==> flow/design.v <==
module cpu #(  
	parameter ADDR_W = 12,
	parameter INST_W = 32,
	parameter DATA_W = 11
)(
    input                   i_clk,
    input                   i_rst_n,
    input                   i_i_valid_inst,  
    input  [ INST_W-1 : 0 ] i_i_inst,        
    input                   i_d_valid_data,  
    input  [ DATA_W-1 : 0 ] i_d_data,        
    output                  o_i_valid_addr,  
    output [ ADDR_W-1 : 0 ] o_i_addr,        
    output [ DATA_W-1 : 0 ] o_d_w_data,      
    output [ ADDR_W-1 : 0 ] o_d_w_addr,      
    output [ ADDR_W-1 : 0 ] o_d_r_addr,      
    output                  o_d_MemRead,     
    output                  o_d_MemWrite,    
    output                  o_finish
);
localparam ALU_ADD = 3'd0, ALU_SUB = 3'd1, ALU_XOR = 3'd2, ALU_OR = 3'd3,
           ALU_AND = 3'd4, ALU_SLL = 3'd5, ALU_SRL = 3'd6;
integer i;
reg  [ADDR_W-1:0] pc_r;
reg               o_i_valid_addr_r;
reg               branch_r;           
reg               stall_r;            
reg  [INST_W-1:0] hold_inst_r;
reg               done_r, done2_r, o_finish_r;
reg               rd_write_id_r, mem_read_id_r, mem_write_id_r, alu_src_id_r;
reg  [2:0]        alu_ctr_r;
reg  [4:0]        rs1_id_r, rs2_id_r, rd_id_r;
reg  [DATA_W-1:0] rs1_value_r, rs2_value_r;
reg  [ADDR_W-1:0] imm_r;
reg               rd_write_ex_r, mem_read_ex_r;
reg  [4:0]        rd_ex_r;
reg  [DATA_W-1:0] alu_out_r;
reg  [ADDR_W-1:0] o_d_addr_r;
reg  [DATA_W-1:0] o_d_data_r;
reg               o_d_MemRead_r, o_d_MemWrite_r;
reg               rd_write_mem_r, mem_read_mem_r;
reg  [4:0]        rd_mem_r;
reg  [DATA_W-1:0] alu_out_mem_r;
reg  [DATA_W-1:0] reg_file_r [1:31];
assign o_i_valid_addr = o_i_valid_addr_r;
assign o_i_addr       = pc_r;
assign o_d_w_addr     = o_d_addr_r;
assign o_d_r_addr     = o_d_addr_r;
assign o_d_w_data     = o_d_data_r;
assign o_d_MemRead    = o_d_MemRead_r;
assign o_d_MemWrite   = o_d_MemWrite_r;
assign o_finish       = o_finish_r;
wire [DATA_W-1:0] write_back_data = mem_read_mem_r ? i_d_data : alu_out_mem_r;
wire [INST_W-1:0] inst     = stall_r ? hold_inst_r : i_i_inst;
wire              id_valid = (stall_r | (i_i_valid_inst & ~branch_r)) & ~done_r;
wire [6:0] opcode = inst[6:0];
wire [4:0] rd     = inst[11:7];
wire [2:0] func_3 = inst[14:12];
wire [4:0] rs1    = inst[19:15];
wire [4:0] rs2    = inst[24:20];
wire [6:0] func_7 = inst[31:25];
wire [ADDR_W-1:0] imm_i = inst[31:20];
wire [ADDR_W-1:0] imm_s = {inst[31:25], inst[11:7]};
wire [ADDR_W-1:0] bta   = {inst[7], inst[30:25], inst[11:8], 1'b0};
wire op_ld  = (opcode == 7'b0000011);
wire op_sd  = (opcode == 7'b0100011);
wire op_br  = (opcode == 7'b1100011) && (func_3[2:1] == 2'b00);
wire op_imm = (opcode == 7'b0010011) && (func_3 != 3'b010) && (func_3 != 3'b011);
wire op_r   = (opcode == 7'b0110011) &&
              ((func_7 == 7'b0100000) ||
               ((func_7 == 7'b0000000) && (func_3 != 3'b001) && (func_3 != 3'b010) &&
                (func_3 != 3'b011) && (func_3 != 3'b101)));
wire op_eof = &inst;
wire use_rs1 = op_ld | op_sd | op_br | op_imm | op_r;
wire use_rs2 = op_sd | op_br | op_r;
wire wr_rd   = (op_ld | op_imm | op_r) && (rd != 5'd0);
reg [2:0] alu_ctr_w;
always @(*) begin
    alu_ctr_w = ALU_ADD;
    if (op_r && func_7[5]) alu_ctr_w = ALU_SUB;
    else if (op_r || op_imm) begin
        case (func_3)
            3'b100:  alu_ctr_w = ALU_XOR;
            3'b110:  alu_ctr_w = ALU_OR;
            3'b111:  alu_ctr_w = ALU_AND;
            3'b001:  alu_ctr_w = ALU_SLL;
            3'b101:  alu_ctr_w = ALU_SRL;
            default: alu_ctr_w = ALU_ADD;
        endcase
    end
end
reg [DATA_W-1:0] rs1_value, rs2_value;
always @(*) begin
    if (rs1 == 5'd0)                               rs1_value = 0;
    else if (rd_write_ex_r && !mem_read_ex_r && rd_ex_r == rs1) rs1_value = alu_out_r;
    else if (rd_write_mem_r && rd_mem_r == rs1)    rs1_value = write_back_data;
    else                                           rs1_value = reg_file_r[rs1];
    if (rs2 == 5'd0)                               rs2_value = 0;
    else if (rd_write_ex_r && !mem_read_ex_r && rd_ex_r == rs2) rs2_value = alu_out_r;
    else if (rd_write_mem_r && rd_mem_r == rs2)    rs2_value = write_back_data;
    else                                           rs2_value = reg_file_r[rs2];
end
wire hit_id1  = use_rs1 && (rs1 != 5'd0) && (rs1 == rd_id_r);
wire hit_id2  = use_rs2 && (rs2 != 5'd0) && (rs2 == rd_id_r);
wire hit_ex1  = use_rs1 && (rs1 != 5'd0) && (rs1 == rd_ex_r);
wire hit_ex2  = use_rs2 && (rs2 != 5'd0) && (rs2 == rd_ex_r);
wire stall_w  = id_valid && (
                  (rd_write_id_r && mem_read_id_r && (hit_id1 || hit_id2)) ||       
                  (op_br && rd_write_id_r && (hit_id1 || hit_id2)) ||               
                  (op_br && rd_write_ex_r && mem_read_ex_r && (hit_ex1 || hit_ex2)));  
wire issue    = id_valid && !stall_w;
wire br_taken = issue && op_br && ((rs1_value == rs2_value) ^ func_3[0]);
wire [ADDR_W-1:0] id_pc = pc_r - 4;
reg [DATA_W-1:0] alu_in_1, alu_in_2;
always @(*) begin
    if (rd_write_ex_r && rd_ex_r == rs1_id_r)         alu_in_1 = alu_out_r;
    else if (rd_write_mem_r && rd_mem_r == rs1_id_r)  alu_in_1 = write_back_data;
    else                                              alu_in_1 = rs1_value_r;
    if (rd_write_ex_r && rd_ex_r == rs2_id_r)         alu_in_2 = alu_out_r;
    else if (rd_write_mem_r && rd_mem_r == rs2_id_r)  alu_in_2 = write_back_data;
    else                                              alu_in_2 = rs2_value_r;
end
wire [ADDR_W-1:0] opb  = alu_src_id_r ? imm_r : {alu_in_2[DATA_W-1], alu_in_2};
wire [ADDR_W-1:0] sum  = {alu_in_1[DATA_W-1], alu_in_1} + opb;
reg  [DATA_W-1:0] alu_out_w;
always @(*) begin
    case (alu_ctr_r)
        ALU_SUB: alu_out_w = alu_in_1 - alu_in_2;
        ALU_XOR: alu_out_w = alu_in_1 ^ opb[DATA_W-1:0];
        ALU_OR:  alu_out_w = alu_in_1 | opb[DATA_W-1:0];
        ALU_AND: alu_out_w = alu_in_1 & opb[DATA_W-1:0];
        ALU_SLL: alu_out_w = alu_in_1 << opb[4:0];
        ALU_SRL: alu_out_w = alu_in_1 >> opb[4:0];
        default: alu_out_w = sum[DATA_W-1:0];
    endcase
end
always @(posedge i_clk or negedge i_rst_n) begin
    if (~i_rst_n) begin
        pc_r             <= 0;
        o_i_valid_addr_r <= 0;
        branch_r         <= 0;
        stall_r          <= 0;
        hold_inst_r      <= 0;
        done_r           <= 0;
        done2_r          <= 0;
        o_finish_r       <= 0;
        rd_write_id_r    <= 0;
        mem_read_id_r    <= 0;
        mem_write_id_r   <= 0;
        alu_src_id_r     <= 0;
        alu_ctr_r        <= 0;
        rs1_id_r         <= 0;
        rs2_id_r         <= 0;
        rd_id_r          <= 0;
        rs1_value_r      <= 0;
        rs2_value_r      <= 0;
        imm_r            <= 0;
        rd_write_ex_r    <= 0;
        mem_read_ex_r    <= 0;
        rd_ex_r          <= 0;
        alu_out_r        <= 0;
        o_d_addr_r       <= 0;
        o_d_data_r       <= 0;
        o_d_MemRead_r    <= 0;
        o_d_MemWrite_r   <= 0;
        rd_write_mem_r   <= 0;
        mem_read_mem_r   <= 0;
        rd_mem_r         <= 0;
        alu_out_mem_r    <= 0;
        for (i = 1; i < 32; i = i + 1)
            reg_file_r[i] <= 0;
    end else begin
        o_i_valid_addr_r <= 1'b1;
        if (br_taken)
            pc_r <= id_pc + bta;
        else if (o_i_valid_addr_r && !stall_w)
            pc_r <= pc_r + 4;
        branch_r    <= br_taken;
        stall_r     <= stall_w;
        hold_inst_r <= inst;
        if (issue && op_eof) done_r <= 1'b1;
        done2_r    <= done_r;
        o_finish_r <= done2_r;
        rd_write_id_r  <= issue && wr_rd;
        mem_read_id_r  <= issue && op_ld;
        mem_write_id_r <= issue && op_sd;
        alu_src_id_r   <= !op_r;
        alu_ctr_r      <= alu_ctr_w;
        rs1_id_r       <= use_rs1 ? rs1 : 5'd0;
        rs2_id_r       <= use_rs2 ? rs2 : 5'd0;
        rd_id_r        <= wr_rd ? rd : 5'd0;
        rs1_value_r    <= rs1_value;
        rs2_value_r    <= rs2_value;
        imm_r          <= op_sd ? imm_s : imm_i;
        rd_write_ex_r  <= rd_write_id_r;
        mem_read_ex_r  <= mem_read_id_r;
        rd_ex_r        <= rd_id_r;
        alu_out_r      <= alu_out_w;
        o_d_addr_r     <= sum;
        o_d_data_r     <= alu_in_2;
        o_d_MemRead_r  <= mem_read_id_r;
        o_d_MemWrite_r <= mem_write_id_r;
        rd_write_mem_r <= rd_write_ex_r;
        mem_read_mem_r <= mem_read_ex_r;
        rd_mem_r       <= rd_ex_r;
        alu_out_mem_r  <= alu_out_r;
        if (rd_write_mem_r)
            reg_file_r[rd_mem_r] <= write_back_data;
    end
end
endmodule
# Reports on cpu
# What the tools print for cpu, step after step.
# Line numbers count from 1 in the design file above.
# Library cell names are shortened.
# A cell with n/a has no value.
dict set report inputs {
  top_module {cpu}
  clk_port {i_clk}
  library {sky130hd}
  corner {tt_025C_1v80}
}

# Word-level counts
# Counts by Yosys on the flattened word-level netlist (proc, flatten, opt, wreduce). Print and check cells are left out.
dict set report word_totals {
  register_bits 507
  in_bits 47
  out_inout_bits 51
  wordCells 327
}
dict set report classes {
  n_addsub 5
  eq_ne 127
  shifts 2
  muxes 25
  bitwise 17
  n_reduce_logical 90
}
# operator count
set op_table {}
lappend op_table {{parallel mux 11 bit (select 31 bit)} 2}
lappend op_table {{equality test 5 bit with constant B} 48}
lappend op_table {{two-way mux 11 bit} 11}
lappend op_table {{equality test 5 x 4 -> 1 bit with constant B} 24}
lappend op_table {{parallel mux 11 bit (select 6 bit)} 1}
lappend op_table {{AND reduction 2 bit} 31}
lappend op_table {{equality test 5 x 3 -> 1 bit with constant B} 12}
lappend op_table {{equality test 5 bit} 12}
lappend op_table {{logical AND 1 bit} 41}
lappend op_table {{two-way mux 12 bit} 3}
lappend op_table {{AND reduction 32 bit} 1}
lappend op_table {{two-way mux 32 bit} 1}
lappend op_table {{equality test 5 x 2 -> 1 bit with constant B} 6}
lappend op_table {{adder 12 bit} 2}
lappend op_table {{equality test 3 bit with constant B} 7}
lappend op_table {{equality test 7 x 6 -> 1 bit with constant B} 3}
lappend op_table {{two-way mux 5 bit} 4}
lappend op_table {{equality test 5 x 1 -> 1 bit with constant B} 3}
lappend op_table {{nonzero test 5 bit} 3}
lappend op_table {{parallel mux 3 bit (select 5 bit)} 1}
lappend op_table {{adder 12 x 3 -> 12 bit with constant B} 1}
lappend op_table {{subtractor 12 x 3 -> 12 bit with constant B} 1}
lappend op_table {{subtractor 11 bit} 1}
lappend op_table {{equality test 11 bit} 1}
lappend op_table {{AND 11 bit} 1}
lappend op_table {{bitwise OR 11 bit} 1}
lappend op_table {{XOR 11 bit} 1}
lappend op_table {{<< shifter 11 x 5 -> 11 bit} 1}
# Not listed: further kinds 20, cells in them 42.

# Logic depth
# Yosys ltp: most cells in a row. Word level: on the elaborated netlist, between registers, memories and ports. Mapped: between sequential cells and ports; inverters and the memories' decode and read muxes count.
dict set report depth {
  ltp_word 21
  ABC_AREA 0
  mapped_depth 25
  depth_no_buf 22
}

# Synthesis result
# The flow's flattened synthesis, as Yosys stat reports it; memories are mapped. The netlist is that of the ABC_AREA named above (0 if unset); the other value can give another one.
# Totals and module areas in this step are rounded.
dict set report synth_totals {
  mapped_cells 3206
  mapped_area_um2 28600
  seq_area_um2 12600
  ffs 502
  buffers 249
}
# cell_type count type_area_um2
set types {}
lappend types {dfrtp_1 502 1.26E+04}
lappend types {a21oi_1 286 1.43E+03}
lappend types {nand2_1 335 1.26E+03}
lappend types {nor2_1 333 1.25E+03}
lappend types {o21ai_0 248 1241.19}
lappend types {a22oi_1 128 960.922}
lappend types {mux2i_1 71 710.682}
lappend types {ha_1 53 663.136}
lappend types {clkbuf_1 175 656.88}
lappend types {xnor2_1 69 604.33}
lappend types {nand3_1 97 485.466}
lappend types {inv_1 115 431.664}
lappend types {a22o_1 38 332.819}
lappend types {a32oi_1 36 315.302}
lappend types {mux2_2 28 315.302}
lappend types {o22ai_1 50 312.8}
lappend types {xor2_1 27 236.477}
lappend types {a221oi_1 25 218.96}
# Other cell types: 87; their cells: 590.

# Timing after synthesis
# Path of least setup slack by OpenSTA after synthesis, without wires, with an ideal clock, recovery checks aside; 20% of the period is set as input and as output delay. Where synthesis merged equal registers, the netlist keeps one of their names.
dict set report synth_path {
  path_kind {input-to-reg}
  start {in i_d_data[0]}
  end {reg alu_out_r[10]}
  period_ns 10.0
  input_delay_ns 2.000
  setup_ns 0.082
  launch_ns 2.000
  arrival_time_ns 5.720
  t_required_ns 9.918
  slack_ns 4.198
  delay_ns 3.802
  stages 21
  path_buffers 2
  synth_period_reached_ns 5.802
}
# "delay_ns" is the arrival time less input delay plus setup time.
# "stages" counts driving pins, that of a launching flip-flop among them; a cell with two outputs on the path counts twice.
# "synth_period_reached_ns" is the clock period less the worst setup slack; recovery checks do not enter. This is arithmetic on one report: input and output delays are still those of the set period (20% each).
# Between the ends stands the longest chain of elaborated cells between them, by number of cells; it is not shown to be the way that was timed. Of several equally long chains one is given.
# Each line given opens the expression or statement behind the cell; cells for indexed reads and writes are added by Yosys, which also makes memories of some case tables.
dict set report synth_via {
  cell_sequence {mux2_2 mux2i_1 o21ai_0 mux2i_1 clkbuf_1 clkbuf_1 inv_1 ha_1 fa_1 a21oi_1 nor2_1 nor2_1 o21bai_1 a21oi_1 o21bai_1 a21oi_1 o21bai_1 a21oi_1 xnor2_1 nor2_1 a31oi_1}
  elab_chain_cells 6
  cone_cells 11
  cone_lines 11
  classes_between {add/sub: 2; shift: 2; mux: 7}
}
# element line
set synth_lines {}
lappend synth_lines {{start, declared} 11} ;# input  [ DATA_W-1 : 0 ] i_d_data,
lappend synth_lines {{two-way mux 11 bit} 53} ;# wire [DATA_W-1:0] write_back_data = mem_read_mem_r ? i_d_data : alu_out_mem_r;
lappend synth_lines {{two-way mux 11 bit} 120} ;# else if (rd_write_mem_r && rd_mem_r == rs2_id_r)  alu_in_2 = write_back_data;
lappend synth_lines {{two-way mux 11 bit} 119} ;# if (rd_write_ex_r && rd_ex_r == rs2_id_r)         alu_in_2 = alu_out_r;
lappend synth_lines {{two-way mux 12 bit} 123} ;# wire [ADDR_W-1:0] opb  = alu_src_id_r ? imm_r : {alu_in_2[DATA_W-1], alu_in_2};
lappend synth_lines {{adder 12 bit} 124} ;# wire [ADDR_W-1:0] sum  = {alu_in_1[DATA_W-1], alu_in_1} + opb;
lappend synth_lines {{parallel mux 11 bit (select 6 bit)} 127} ;# case (alu_ctr_r)
lappend synth_lines {{end, assigned} 161} ;# alu_out_r        <= 0;
lappend synth_lines {{end, assigned} 198} ;# alu_out_r      <= alu_out_w;
lappend synth_lines {{end, declared} 37} ;# reg  [DATA_W-1:0] alu_out_r;
# Some nets on the timed path still bear RTL names; the line given drives or declares the net.
# signal line
set synth_named_nets {}
lappend synth_named_nets {alu_in_2[0] 119}
lappend synth_named_nets {sum[10] 124}

# Timing after layout
# From the final timing report of record 1: the path of least setup slack in the routed layout; clock arrival at registers is part of the times.
dict set report layout_path {
  path_kind {input-to-reg}
  start {in i_i_inst[18]}
  end {reg pc_r[1]}
  period_ns 10.0
  input_delay_ns 2.00
  setup_ns 0.11
  launch_ns 2.00
  arrival_time_ns 8.06
  t_required_ns 10.51
  slack_ns 2.45
  stages 14
  path_buffers 2
}
# At most two assigning lines are given for a register; there are more.
dict set report layout_via {
  cell_sequence {clkdlybuf4s50_1 and3b_1 or2_1 buf_4 a22oi_1 o22ai_1 or4_1 nor4_1 a2111oi_2 xnor2_1 nand4_1 nor3_4 mux2i_2 mux2_2}
  cone_cells 65
  classes_between {eq/ne: 36; mux: 7; logic: 1; reduce/logical: 21}
}
# element line
set layout_lines {}
lappend layout_lines {{start, declared} 9} ;# input  [ INST_W-1 : 0 ] i_i_inst,
lappend layout_lines {{end, assigned} 175} ;# pc_r <= id_pc + bta;
lappend layout_lines {{end, assigned} 177} ;# pc_r <= pc_r + 4;
lappend layout_lines {{end, declared} 24} ;# reg  [ADDR_W-1:0] pc_r;
# Chain of elaborated cells between the ends: none given.
# Some nets on the timed path still bear RTL names; the line given drives or declares the net.
# signal line
set layout_named_nets {}
lappend layout_named_nets {rs1_value[6] 94} ;# if (rs1 == 5'd0)                               rs1_value = 0;

# Module cpu, platform sky130hd: 6 stored runs of the flow (Yosys, OpenROAD) with differing settings, in no particular order. Input and output delays are each 20% of the period that was set; the output load is 0.01 pF.
# "achieved_clock_period_ns": clock period set for the run, less the worst setup slack. It is reckoned from that one timing run; input and output delays stay at 20% of the period that was set.
# By "worst_path_time_ns" is meant the share of the clock period that the worst setup path is allowed (20% is reserved at inputs, 20% at outputs), minus its slack. Clock arrival times at its registers enter into it.
# By "totalPower_uw" is meant OpenSTA's value without simulated activity: inputs other than the clock are taken to toggle once in ten clock periods, and the tool carries that through the logic.
# The measured numbers are rounded.
run="record 1" settings CORE_UTILIZATION=40 period_ns=10.0 CAP_MARGIN=20 CORE_MARGIN=2 SLEW_MARGIN=20
run="record 1" results post_synth_area_um2=28600 final_die_area_um2=73800 post_route_util_pct=46.0 timing.setup.ws_ns=2.45 tns_setup_ns=0.000 hold_ws_ns=0.347 totalPower_uw=6040 achieved_clock_period_ns=7.548 worst_path_time_ns=5.55 critical_path_kind="input-to-reg"
run="record 2" settings CORE_UTILIZATION=40 SETUP_SLACK_MARGIN=1.77 period_ns=7.66 CAP_MARGIN=20 CORE_MARGIN=2 SLEW_MARGIN=20
run="record 2" results post_synth_area_um2=28600 final_die_area_um2=73800 post_route_util_pct=46.5 timing.setup.ws_ns=1.80 tns_setup_ns=0.000 hold_ws_ns=0.354 totalPower_uw=7960 achieved_clock_period_ns=5.857 worst_path_time_ns=4.33 critical_path_kind="input-to-reg"
run="record 3" settings CORE_UTILIZATION=30 period_ns=7.66 CAP_MARGIN=20 CORE_MARGIN=2 SLEW_MARGIN=20
run="record 3" results post_synth_area_um2=28600 final_die_area_um2=97900 post_route_util_pct=35.1 timing.setup.ws_ns=1.27 tns_setup_ns=0.000 hold_ws_ns=0.353 totalPower_uw=7920 achieved_clock_period_ns=6.394 worst_path_time_ns=4.86 critical_path_kind="input-to-reg"
run="record 4" settings CAP_MARGIN=40 CELL_PAD_IN_SITES_DETAIL_PLACEMENT=1 CELL_PAD_IN_SITES_GLOBAL_PLACEMENT=1 CORE_UTILIZATION=40 CTS_CLUSTER_DIAMETER=162 CTS_CLUSTER_SIZE=98 GPL_ROUTABILITY_DRIVEN=0 GPL_TIMING_DRIVEN=0 MIN_ROUTING_LAYER="met2" SETUP_SLACK_MARGIN=-0.73 TNS_END_PERCENT=45 period_ns=10.0 CORE_MARGIN=2 SLEW_MARGIN=20
run="record 4" outcome="no results, routing failed with GRT-0116"
run="record 5" settings CAP_MARGIN=5 CELL_PAD_IN_SITES_GLOBAL_PLACEMENT=3 CORE_UTILIZATION=40 CTS_CLUSTER_DIAMETER=255 CTS_CLUSTER_SIZE=98 GPL_TIMING_DRIVEN=0 MIN_ROUTING_LAYER="met2" SETUP_SLACK_MARGIN=-0.73 TNS_END_PERCENT=45 period_ns=10.0 CORE_MARGIN=2 SLEW_MARGIN=20
run="record 5" outcome="no results, routing failed with GRT-0116"
run="record 6" settings CAP_MARGIN=5 CELL_PAD_IN_SITES_DETAIL_PLACEMENT=1 CELL_PAD_IN_SITES_GLOBAL_PLACEMENT=1 CORE_UTILIZATION=40 CTS_CLUSTER_DIAMETER=162 CTS_CLUSTER_SIZE=98 GPL_TIMING_DRIVEN=0 MIN_ROUTING_LAYER="met2" SETUP_SLACK_MARGIN=-0.73 TNS_END_PERCENT=45 period_ns=10.0 CORE_MARGIN=2 SLEW_MARGIN=20
run="record 6" outcome="no results, routing failed with GRT-0116"
